==> flow/design.v <==
`timescale 1ns/1ps
module pic_buffer_v2 #(
    parameter DSIZE = 8,
    parameter IMAGE_WIDTH = 256,
    parameter IMAGE_LENGTH= 256,
    parameter BUFFER_SIZE = IMAGE_WIDTH*2+3
) (
	input               clk, 
    input               rst_n,
    input               frame_start,
    input               shift,
	input  [DSIZE-1:0]  sr_in,
    output rng_flag,
    output              sr_pixel_valid,
    output [DSIZE-1:0]  sr_pixel_0, sr_pixel_1, sr_pixel_2,
    output [DSIZE-1:0]  sr_pixel_3, sr_pixel_4, sr_pixel_5,
    output [DSIZE-1:0]  sr_pixel_6, sr_pixel_7, sr_pixel_8 
);
localparam IMAGE_SIZE           = IMAGE_WIDTH*IMAGE_LENGTH;
localparam ISIZE                = $clog2(IMAGE_SIZE+1);
localparam STARTING_OFFSET      = IMAGE_WIDTH+1;
localparam BUFFER_TOP_OFFSET    = IMAGE_WIDTH+2-1;
localparam BUFFER_BOT_OFFSET    = IMAGE_SIZE-IMAGE_WIDTH-1;
localparam WSIZE                = $clog2(IMAGE_WIDTH+1);
localparam CSIZE                = $clog2(STARTING_OFFSET);
localparam TOP_LIMIT = 2*IMAGE_WIDTH-1;
localparam BOT_LIMIT = IMAGE_SIZE-IMAGE_WIDTH-1;
reg [DSIZE-1:0] sr [BUFFER_SIZE-1:0];
reg 			sr_valid;
reg [ISIZE-1:0] image_counter;
reg [WSIZE-1:0] column_counter;
reg [CSIZE-1:0] offset_counter;
wire bottom_shift;
wire init_tag,t_tag,rm_tag,b_tag,r_tag,cm_tag,l_tag;
reg activate_rng;
assign rng_flag = activate_rng;
always @(posedge clk, negedge rst_n) begin
    if (!rst_n) begin
        activate_rng    <= 1'b0;
    end else begin
        if (offset_counter == IMAGE_WIDTH || offset_counter == IMAGE_WIDTH + 1) begin
            activate_rng <= 1'b1;
        end else if (!shift) begin
            activate_rng <= 1'b0;
        end
    end
end
always @(posedge clk, negedge rst_n) begin
    if (!rst_n) begin
        image_counter   <=  'd0;
        column_counter  <=  'd0;
        offset_counter <='d0;
        sr_valid        <= 1'b0;
    end else if (frame_start) begin
        image_counter       <=  'd0;
        offset_counter      <=  'd0;
        column_counter      <=  'd0;
        sr_valid            <= 1'b0;
    end else if ((shift) && (offset_counter <  STARTING_OFFSET)) begin
        sr_valid            <= 1'b0;
        image_counter       <=  'd0;
        column_counter      <=  'd0;
        if (offset_counter == STARTING_OFFSET-1) begin
            offset_counter  <= STARTING_OFFSET;
        end else begin
            offset_counter  <= offset_counter + 'd1;
        end
    end else if (((shift || bottom_shift) && init_tag) && (image_counter != IMAGE_SIZE)) begin
        sr_valid <= 1'b1;
        image_counter <= image_counter + 1;
        if ( column_counter == IMAGE_WIDTH) begin
            column_counter <= 'd1;
        end else begin
            column_counter <= column_counter+ 1;
        end
    end else if ((image_counter == IMAGE_SIZE)) begin
        sr_valid <= 1'b0;
        image_counter <=  'd0;
    end
end
integer n;
always @ (posedge clk)begin
    for (n = BUFFER_SIZE-1; n>0; n = n-1) begin
        sr[n] <= sr[n-1];
    end
    if (shift == 1'b1) begin
        sr[0] <= sr_in;
    end else begin
        sr[0] <= 'd0;
    end
end
assign sr_pixel_valid = sr_valid;
assign bottom_shift = sr_valid && image_counter >= IMAGE_SIZE - IMAGE_WIDTH - 1 && image_counter  <= IMAGE_SIZE;
assign init_tag = offset_counter == STARTING_OFFSET;
assign l_tag    = sr_valid && column_counter == 'd1;
assign r_tag    = sr_valid && column_counter == IMAGE_WIDTH;
assign t_tag    = sr_valid && image_counter  <= 0+IMAGE_WIDTH;
assign b_tag    = sr_valid && image_counter  >= IMAGE_SIZE - IMAGE_WIDTH + 1 && image_counter  <= IMAGE_SIZE;
assign cm_tag   = sr_valid && !(r_tag || l_tag);
assign rm_tag   = sr_valid && !(t_tag || b_tag);
assign sr_pixel_0 = 
(t_tag)?(   
        (r_tag)?    (sr[IMAGE_WIDTH * 1 + 2]):
        (cm_tag)?   (sr[IMAGE_WIDTH * 1 + 2]):
                    (sr[IMAGE_WIDTH * 1 + 1]) 
):(
(rm_tag)?(
        (r_tag)?    (sr[IMAGE_WIDTH * 2 + 2]):
        (cm_tag)?   (sr[IMAGE_WIDTH * 2 + 2]):
                    (sr[IMAGE_WIDTH * 2 + 1]) 
):(
(b_tag)?(
        (r_tag)?    (sr[IMAGE_WIDTH * 2 + 2]):
        (cm_tag)?   (sr[IMAGE_WIDTH * 2 + 2]):
                    (sr[IMAGE_WIDTH * 2 + 1]) 
):('d0)
));
assign sr_pixel_1 = 
(t_tag)?(   
        (r_tag)?    (sr[IMAGE_WIDTH * 1 + 1]):
        (cm_tag)?   (sr[IMAGE_WIDTH * 1 + 1]):
                    (sr[IMAGE_WIDTH * 1 + 1]) 
):(
(rm_tag)?(
        (r_tag)?    (sr[IMAGE_WIDTH * 2 + 1]):
        (cm_tag)?   (sr[IMAGE_WIDTH * 2 + 1]):
                    (sr[IMAGE_WIDTH * 2 + 1]) 
):(
(b_tag)?(
        (r_tag)?    (sr[IMAGE_WIDTH * 2 + 1]):
        (cm_tag)?   (sr[IMAGE_WIDTH * 2 + 1]):
                    (sr[IMAGE_WIDTH * 2 + 1]) 
):('d0)
));
assign sr_pixel_2 = 
(t_tag)?(   
        (r_tag)?    (sr[IMAGE_WIDTH * 1 + 1]):
        (cm_tag)?   (sr[IMAGE_WIDTH * 1 + 0]):
                    (sr[IMAGE_WIDTH * 1 + 0]) 
):(
(rm_tag)?(
        (r_tag)?    (sr[IMAGE_WIDTH * 2 + 1]):
        (cm_tag)?   (sr[IMAGE_WIDTH * 2 + 0]):
                    (sr[IMAGE_WIDTH * 2 + 0]) 
):(
(b_tag)?(
        (r_tag)?    (sr[IMAGE_WIDTH * 2 + 1]):
        (cm_tag)?   (sr[IMAGE_WIDTH * 2 + 0]):
                    (sr[IMAGE_WIDTH * 2 + 0]) 
):('d0)
));
assign sr_pixel_3 = 
(t_tag)?(   
        (r_tag)?    (sr[IMAGE_WIDTH * 1 + 2]):
        (cm_tag)?   (sr[IMAGE_WIDTH * 1 + 2]):
                    (sr[IMAGE_WIDTH * 1 + 1]) 
):(
(rm_tag)?(
        (r_tag)?    (sr[IMAGE_WIDTH * 1 + 2]):
        (cm_tag)?   (sr[IMAGE_WIDTH * 1 + 2]):
                    (sr[IMAGE_WIDTH * 1 + 1]) 
):(
(b_tag)?(
        (r_tag)?    (sr[IMAGE_WIDTH * 1 + 2]):
        (cm_tag)?   (sr[IMAGE_WIDTH * 1 + 2]):
                    (sr[IMAGE_WIDTH * 1 + 1]) 
):('d0)
));
assign sr_pixel_4 = sr[IMAGE_WIDTH * 1 + 1]; 
assign sr_pixel_5 = 
(t_tag)?(   
        (r_tag)?    (sr[IMAGE_WIDTH * 1 + 1]):
        (cm_tag)?   (sr[IMAGE_WIDTH * 1 + 0]):
                    (sr[IMAGE_WIDTH * 1 + 0]) 
):(
(rm_tag)?(
        (r_tag)?    (sr[IMAGE_WIDTH * 1 + 1]):
        (cm_tag)?   (sr[IMAGE_WIDTH * 1 + 0]):
                    (sr[IMAGE_WIDTH * 1 + 0]) 
):(
(b_tag)?(
        (r_tag)?    (sr[IMAGE_WIDTH * 1 + 1]):
        (cm_tag)?   (sr[IMAGE_WIDTH * 1 + 0]):
                    (sr[IMAGE_WIDTH * 1 + 0]) 
):('d0)
));
assign sr_pixel_6 = 
(t_tag)?(   
        (r_tag)?    (sr[IMAGE_WIDTH * 0 + 2]):
        (cm_tag)?   (sr[IMAGE_WIDTH * 0 + 2]):
                    (sr[IMAGE_WIDTH * 0 + 1]) 
):(
(rm_tag)?(
        (r_tag)?    (sr[IMAGE_WIDTH * 0 + 2]):
        (cm_tag)?   (sr[IMAGE_WIDTH * 0 + 2]):
                    (sr[IMAGE_WIDTH * 0 + 1]) 
):(
(b_tag)?(
        (r_tag)?    (sr[IMAGE_WIDTH * 1 + 2]):
        (cm_tag)?   (sr[IMAGE_WIDTH * 1 + 2]):
                    (sr[IMAGE_WIDTH * 1 + 1]) 
):('d0)
));
assign sr_pixel_7 = 
(t_tag)?(   
        (r_tag)?    (sr[IMAGE_WIDTH * 0 + 1]):
        (cm_tag)?   (sr[IMAGE_WIDTH * 0 + 1]):
                    (sr[IMAGE_WIDTH * 0 + 1]) 
):(
(rm_tag)?(
        (r_tag)?    (sr[IMAGE_WIDTH * 0 + 1]):
        (cm_tag)?   (sr[IMAGE_WIDTH * 0 + 1]):
                    (sr[IMAGE_WIDTH * 0 + 1]) 
):(
(b_tag)?(
        (r_tag)?    (sr[IMAGE_WIDTH * 1 + 1]):
        (cm_tag)?   (sr[IMAGE_WIDTH * 1 + 1]):
                    (sr[IMAGE_WIDTH * 1 + 1]) 
):('d0)
));
assign sr_pixel_8 = 
(t_tag)?(   
        (r_tag)?    (sr[IMAGE_WIDTH * 0 + 1]):
        (cm_tag)?   (sr[IMAGE_WIDTH * 0 + 0]):
                    (sr[IMAGE_WIDTH * 0 + 0]) 
):(
(rm_tag)?(
        (r_tag)?    (sr[IMAGE_WIDTH * 0 + 1]):
        (cm_tag)?   (sr[IMAGE_WIDTH * 0 + 0]):
                    (sr[IMAGE_WIDTH * 0 + 0]) 
):(
(b_tag)?(
        (r_tag)?    (sr[IMAGE_WIDTH * 1 + 1]):
        (cm_tag)?   (sr[IMAGE_WIDTH * 1 + 0]):
                    (sr[IMAGE_WIDTH * 1 + 0]) 
):('d0)
 ));
endmodule
-- Reports on pic_buffer_v2
Tool output for the design above, in the order of the flow.
Line numbers count from 1 in the design file above.
Operators: Yosys type, input widths -> output width; for muxes data width and select width s.
The mark - stands for no value.
- design top: pic_buffer_v2
- clock port: clk
- standard-cell library: sky130hd
- corner: tt_025C_1v80

-- Word-level counts
Counts by Yosys on the flattened word-level netlist (proc, flatten, opt, wreduce). Print and check cells are left out. Cells with the same type and inputs are merged into one.
- add/subtract/negate cells at 3
- magnitude comparators at 5
- noted equal/unequal tests: 7
- muxes and demuxes: 48
- reductions and logical operators: 21
- operator list (operator ; number):
    $mux 8 ; 31
    $mux 17 ; 4
    $mux 9 ; 7
    $ge 17x16->1 const B ; 2
    $eq 9x9->1 const B ; 3
    $add 9x1->9 const B ; 2
    $add 17x1->17 const B ; 1
    $le 17x17->1 const B ; 1
    $eq 17x17->1 const B ; 1
    $ne 17x17->1 const B ; 1
    $le 17x9->1 const B ; 1
    $logic_and 1x1->1 ; 12
    $eq 9x1->1 const B ; 1
    $lt 9x9->1 const B ; 1
    $mux 1 ; 6
    $logic_or 1x1->1 ; 4
    $reduce_bool 4->1 ; 1
    $reduce_bool 3->1 ; 1
    $logic_not 1->1 ; 2
    $ne 2x1->1 const B ; 1
    $reduce_bool 2->1 ; 1
- noted register bits after elaboration: 4157
- bits of input ports at 12
- noted output and inout port bits: 74
- word-level cells: 604

-- Longest topological paths
Depth = most cells in a row (Yosys ltp): at word level without a register or memory, in the mapped netlist without a sequential cell, where the memories' decode and read muxes count.
- word-level depth: 10
- ABC_AREA at 0
- gate-level depth with buffers: 9
- mapped depth without buffers at 7

-- Mapped cells and area
The flow's flattened synthesis, as Yosys stat reports it; memories are mapped. The netlist is that of the ABC_AREA named above (0 if unset); the other value can give another one.
The area totals of this step are shown rounded.
- cell types (cell type ; number ; total area (µm²)):
    sky130_fd_sc_hd__dfxtp_1 ; 4120 ; 8.25E+04
    sky130_fd_sc_hd__dfrtp_1 ; 37 ; 925.888
    sky130_fd_sc_hd__mux2i_1 ; 33 ; 330.317
    sky130_fd_sc_hd__mux2_2 ; 24 ; 270.259
    sky130_fd_sc_hd__nand2_1 ; 59 ; 221.462
    sky130_fd_sc_hd__nor2_1 ; 56 ; 210.202
    sky130_fd_sc_hd__o21ai_0 ; 36 ; 180.173
    sky130_fd_sc_hd__xnor2_1 ; 16 ; 140.134
    sky130_fd_sc_hd__nand3_1 ; 25 ; 125.12
    sky130_fd_sc_hd__nor4_2 ; 10 ; 125.12
    sky130_fd_sc_hd__ha_1 ; 9 ; 112.608
    sky130_fd_sc_hd__nand2b_1 ; 14 ; 87.584
    sky130_fd_sc_hd__inv_1 ; 20 ; 75.072
    sky130_fd_sc_hd__o31ai_1 ; 10 ; 75.072
    sky130_fd_sc_hd__and3_1 ; 10 ; 62.56
    sky130_fd_sc_hd__clkbuf_1 ; 16 ; 60.058
    sky130_fd_sc_hd__and2_1 ; 9 ; 56.304
    sky130_fd_sc_hd__o21ai_1 ; 11 ; 55.053
Not listed: further types 32, cells in them 84.
- mapped cells at 4599
- noted mapped area: 0.086 mm²
- sequential part of the area: 0.083 mm²
- mapped flip-flops: 4157
- noted buffer cells: 29

-- Path before layout
Path of least setup slack by OpenSTA after synthesis, without wires, with an ideal clock, recovery checks aside; 20% of the period is set as input and as output delay. Where synthesis merged equal registers, the netlist keeps one of their names.
- path type: register -> output
- start: reg column_counter[4]
- end: out sr_pixel_2[0]
- noted clock period: 4.6 ns
- external output delay: 0.920 ns
- noted launch time at the first pin: 0.000 ns
- arrival: 2.109 ns
- noted required time: 3.680 ns
- setup slack at 1.571 ns
- delay of the path at 2.109 ns
- noted stages: 9
- noted buffers on the path: 2
- noted synthesis period reached: 3.029 ns
"delay of the path" is the arrival time less input delay plus setup time.
At an output port there is no setup time.
"stages": output pins that drive a net of the path, with the launching flip-flop's if there is one; two outputs of one cell count as two.
"synthesis period reached" is the clock period less the worst setup slack; recovery checks do not enter. This is arithmetic on one report: input and output delays are still those of the set period (20% each).
Between the ends stands the longest chain of elaborated cells between them, by number of cells; it is not shown to be the way that was timed. Of several equally long chains one is given.
A line is the first line of the expression or statement that the cell stems from. Yosys adds cells for indexed reads and writes and turns some case tables into memories.
A register here has more assigning lines than the two given.
- cells stage by stage: sky130_fd_sc_hd__dfrtp_1 -> sky130_fd_sc_hd__or4_1 -> sky130_fd_sc_hd__nor3_2 -> sky130_fd_sc_hd__and3_1 -> sky130_fd_sc_hd__buf_4 -> sky130_fd_sc_hd__buf_4 -> sky130_fd_sc_hd__mux2_2 -> sky130_fd_sc_hd__nand2_1 -> sky130_fd_sc_hd__o21ai_0
- length of the longest elaborated chain: 6
- noted elaborated cells between the ends (all ways): 7
- those cells by class: eq/ne (1); mux (5); reduce/logical (1)
- ends and longest elaborated chain, after synthesis (what ; RTL line ; text):
    start: declaration ; 31 ; reg [WSIZE-1:0] column_counter;
    start: assignment ; 51 ; column_counter  <=  'd0;
    start: assignment ; 74 ; column_counter <= column_counter+ 1;
    $eq 9x9->1 ; 96 ; assign r_tag    = sr_valid && column_counter == IMAGE_WIDTH;
    $logic_and 1x1->1 ; 96 ;
    $mux 8 ; 147 ; (r_tag)?    (sr[IMAGE_WIDTH * 2 + 1]):
    $mux 8 ; 146 ; (b_tag)?(
    $mux 8 ; 141 ; (rm_tag)?(
    $mux 8 ; 136 ; (t_tag)?(
    end: declaration ; 15 ; output [DSIZE-1:0]  sr_pixel_0, sr_pixel_1, sr_pixel_2,

-- Timing after layout
From the final timing report of run 1: the path of least setup slack in the routed layout; clock arrival at registers is part of the times.
- path type: register -> output
- start: reg image_counter[5]
- end: out sr_pixel_0[7]
- noted clock period: 6.51 ns
- external output delay: 1.30 ns
- noted launch time at the first pin: 0.85 ns
- arrival: 3.75 ns
- noted required time: 5.21 ns
- setup slack at 1.46 ns
- noted stages: 9
- noted buffers on the path: 3
Between the ends stands the longest chain of elaborated cells between them, by number of cells; it is not shown to be the way that was timed. Of several equally long chains one is given.
A register here has more assigning lines than the two given.
- cells stage by stage: sky130_fd_sc_hd__dfrtp_2 -> sky130_fd_sc_hd__nor4_4 -> sky130_fd_sc_hd__buf_4 -> sky130_fd_sc_hd__nand3_1 -> sky130_fd_sc_hd__nand2_2 -> sky130_fd_sc_hd__buf_4 -> sky130_fd_sc_hd__or4b_4 -> sky130_fd_sc_hd__o21ai_1 -> sky130_fd_sc_hd__clkdlybuf4s50_1
- length of the longest elaborated chain: 8
- noted elaborated cells between the ends (all ways): 12
- those cells by class: compare (3); mux (3); reduce/logical (6)
- ends and longest elaborated chain, post-layout (what ; RTL line ; text):
    start: declaration ; 30 ; reg [ISIZE-1:0] image_counter;
    start: assignment ; 50 ; image_counter   <=  'd0;
    start: assignment ; 70 ; image_counter <= image_counter + 1;
    $ge 17x16->1 ; 98 ; assign b_tag    = sr_valid && image_counter  >= IMAGE_SIZE - IMAGE_WIDTH + 1 && image_counter  <= IMAGE_SIZE;
    $logic_and 1x1->1 x2 ; 98 ;
    $logic_or 1x1->1 ; 100 ; assign rm_tag   = sr_valid && !(t_tag || b_tag);
    $logic_not 1->1 ; 100 ;
    $logic_and 1x1->1 ; 100 ;
    $mux 8 ; 107 ; (rm_tag)?(
    $mux 8 ; 102 ; (t_tag)?(
    end: declaration ; 15 ; output [DSIZE-1:0]  sr_pixel_0, sr_pixel_1, sr_pixel_2,

==> results <==
Stored flow runs of pic_buffer_v2 (3 of them; Yosys, OpenROAD, sky130hd). They differ in their settings and are not a sequence. Constraints: input delay and output delay 20% of the set period each, output load 0.01 pF.
"achieved period": clock period set for the run, less the worst setup slack. It is reckoned from that one timing run; input and output delays stay at 20% of the period that was set.
"critical path time": the worst setup path's part of the clock period (all of it between registers, 20% less for each end at a port) less its slack. A launch clock that arrives late makes it longer, a capture clock that arrives late makes it shorter.
"total power of the final layout": no workload was simulated; the value follows from the tool's default switching activity.
Measured values are rounded.

Run 1

==> flow/run.sh <==
#!/bin/bash
# the make line also repeats the synthesis and layout settings of config.mk as NAME=value (left out here)
make -C /OpenROAD-flow-scripts/flow DESIGN_CONFIG=/design/flow/config.mk WORK_HOME=/design/flow/orfs CLKGATE_MAP_FILE= finish
==> flow/config.mk <==
export PLATFORM = sky130hd
export DESIGN_NAME = pic_buffer_v2
export DESIGN_NICKNAME = pic_buffer_v2
export VERILOG_FILES = /design/flow/design.v
export SDC_FILE = /design/flow/constraint.sdc
export NUM_CORES = 4
export LEC_CHECK = 0
export ABC_AREA = 0
export CAP_MARGIN = 20
export CORE_MARGIN = 2
export CORE_UTILIZATION = 18
export CTS_CLUSTER_DIAMETER = 338
export CTS_CLUSTER_SIZE = 80
export GPL_TIMING_DRIVEN = 1
export MIN_ROUTING_LAYER = met1
export PLACE_DENSITY = 0.5
export SETUP_SLACK_MARGIN = 1.32
export SLEW_MARGIN = 25
export SYNTH_MEMORY_MAX_BITS = 16384
==> flow/constraint.sdc <==
create_clock -name core_clock -period 6.51 [get_ports {clk}]
set_input_delay 1.3020 -clock core_clock [delete_from_list [all_inputs] [get_ports {clk}]]
set_output_delay 1.3020 -clock core_clock [all_outputs]
set_load 0.01 [all_outputs]

Measured in run 1:
- cell area after synthesis at 0.086 mm²
- overall die area at 0.48 mm²
- noted the standard-cell area after layout: 0.097 mm²
- utilization after routing at 0.2
- worst setup slack after layout at 1.5 ns
- noted the total negative setup slack: 0.000 ns
- total power of the final layout: 34000 µW
- achieved period at 5.053 ns
- critical path time: 3.75 ns
- kind of the worst setup path: register -> output

Run 2

==> flow/run.sh <==
#!/bin/bash
# the make line also repeats the synthesis and layout settings of config.mk as NAME=value (left out here)
make -C /OpenROAD-flow-scripts/flow DESIGN_CONFIG=/design/flow/config.mk WORK_HOME=/design/flow/orfs CLKGATE_MAP_FILE= finish
==> flow/config.mk <==
export PLATFORM = sky130hd
export DESIGN_NAME = pic_buffer_v2
export DESIGN_NICKNAME = pic_buffer_v2
export VERILOG_FILES = /design/flow/design.v
export SDC_FILE = /design/flow/constraint.sdc
export NUM_CORES = 4
export LEC_CHECK = 0
export CAP_MARGIN = 20
export CELL_PAD_IN_SITES_GLOBAL_PLACEMENT = 3
export CORE_ASPECT_RATIO = 1.63
export CORE_MARGIN = 2
export CORE_UTILIZATION = 50
export GPL_ROUTABILITY_DRIVEN = 0
export GPL_TIMING_DRIVEN = 0
export HOLD_SLACK_MARGIN = 0.22
export MAX_ROUTING_LAYER = met5
export PLACE_DENSITY_LB_ADDON = 0.03
export SLEW_MARGIN = 20
export SYNTH_MEMORY_MAX_BITS = 16384
export TNS_END_PERCENT = 100
==> flow/constraint.sdc <==
create_clock -name core_clock -period 4.6 [get_ports {clk}]
set_input_delay 0.9200 -clock core_clock [delete_from_list [all_inputs] [get_ports {clk}]]
set_output_delay 0.9200 -clock core_clock [all_outputs]
set_load 0.01 [all_outputs]

Measured in run 2:
- cell area after synthesis at 0.086 mm²
- overall die area at 0.18 mm²
- noted the standard-cell area after layout: 0.1 mm²
- utilization after routing at 0.59
- worst setup slack after layout at 0.14 ns
- noted the total negative setup slack: 0.000 ns
- total power of the final layout: 64000 µW
- achieved period at 4.464 ns
- critical path time: 3.54 ns
- kind of the worst setup path: register -> output

Run 3

==> flow/run.sh <==
#!/bin/bash
# the make line also repeats the synthesis and layout settings of config.mk as NAME=value (left out here)
make -C /OpenROAD-flow-scripts/flow DESIGN_CONFIG=/design/flow/config.mk WORK_HOME=/design/flow/orfs CLKGATE_MAP_FILE= finish
==> flow/config.mk <==
export PLATFORM = sky130hd
export DESIGN_NAME = pic_buffer_v2
export DESIGN_NICKNAME = pic_buffer_v2
export VERILOG_FILES = /design/flow/design.v
export SDC_FILE = /design/flow/constraint.sdc
export NUM_CORES = 4
export LEC_CHECK = 0
export CAP_MARGIN = 20
export CORE_MARGIN = 2
export CORE_UTILIZATION = 50
export PLACE_DENSITY = 0.6
export SLEW_MARGIN = 20
export SYNTH_MEMORY_MAX_BITS = 16384
==> flow/constraint.sdc <==
create_clock -name core_clock -period 2.86 [get_ports {clk}]
set_input_delay 0.5720 -clock core_clock [delete_from_list [all_inputs] [get_ports {clk}]]
set_output_delay 0.5720 -clock core_clock [all_outputs]
set_load 0.01 [all_outputs]

Measured in run 3:
- cell area after synthesis at 0.086 mm²
- overall die area at 0.18 mm²
- noted the standard-cell area after layout: 0.1 mm²
- utilization after routing at 0.6
- worst setup slack after layout at -0.88 ns
- noted the total negative setup slack: -46 ns
- total power of the final layout: 110000 µW
- achieved period at 3.737 ns
- critical path time: 3.17 ns
- kind of the worst setup path: register -> output
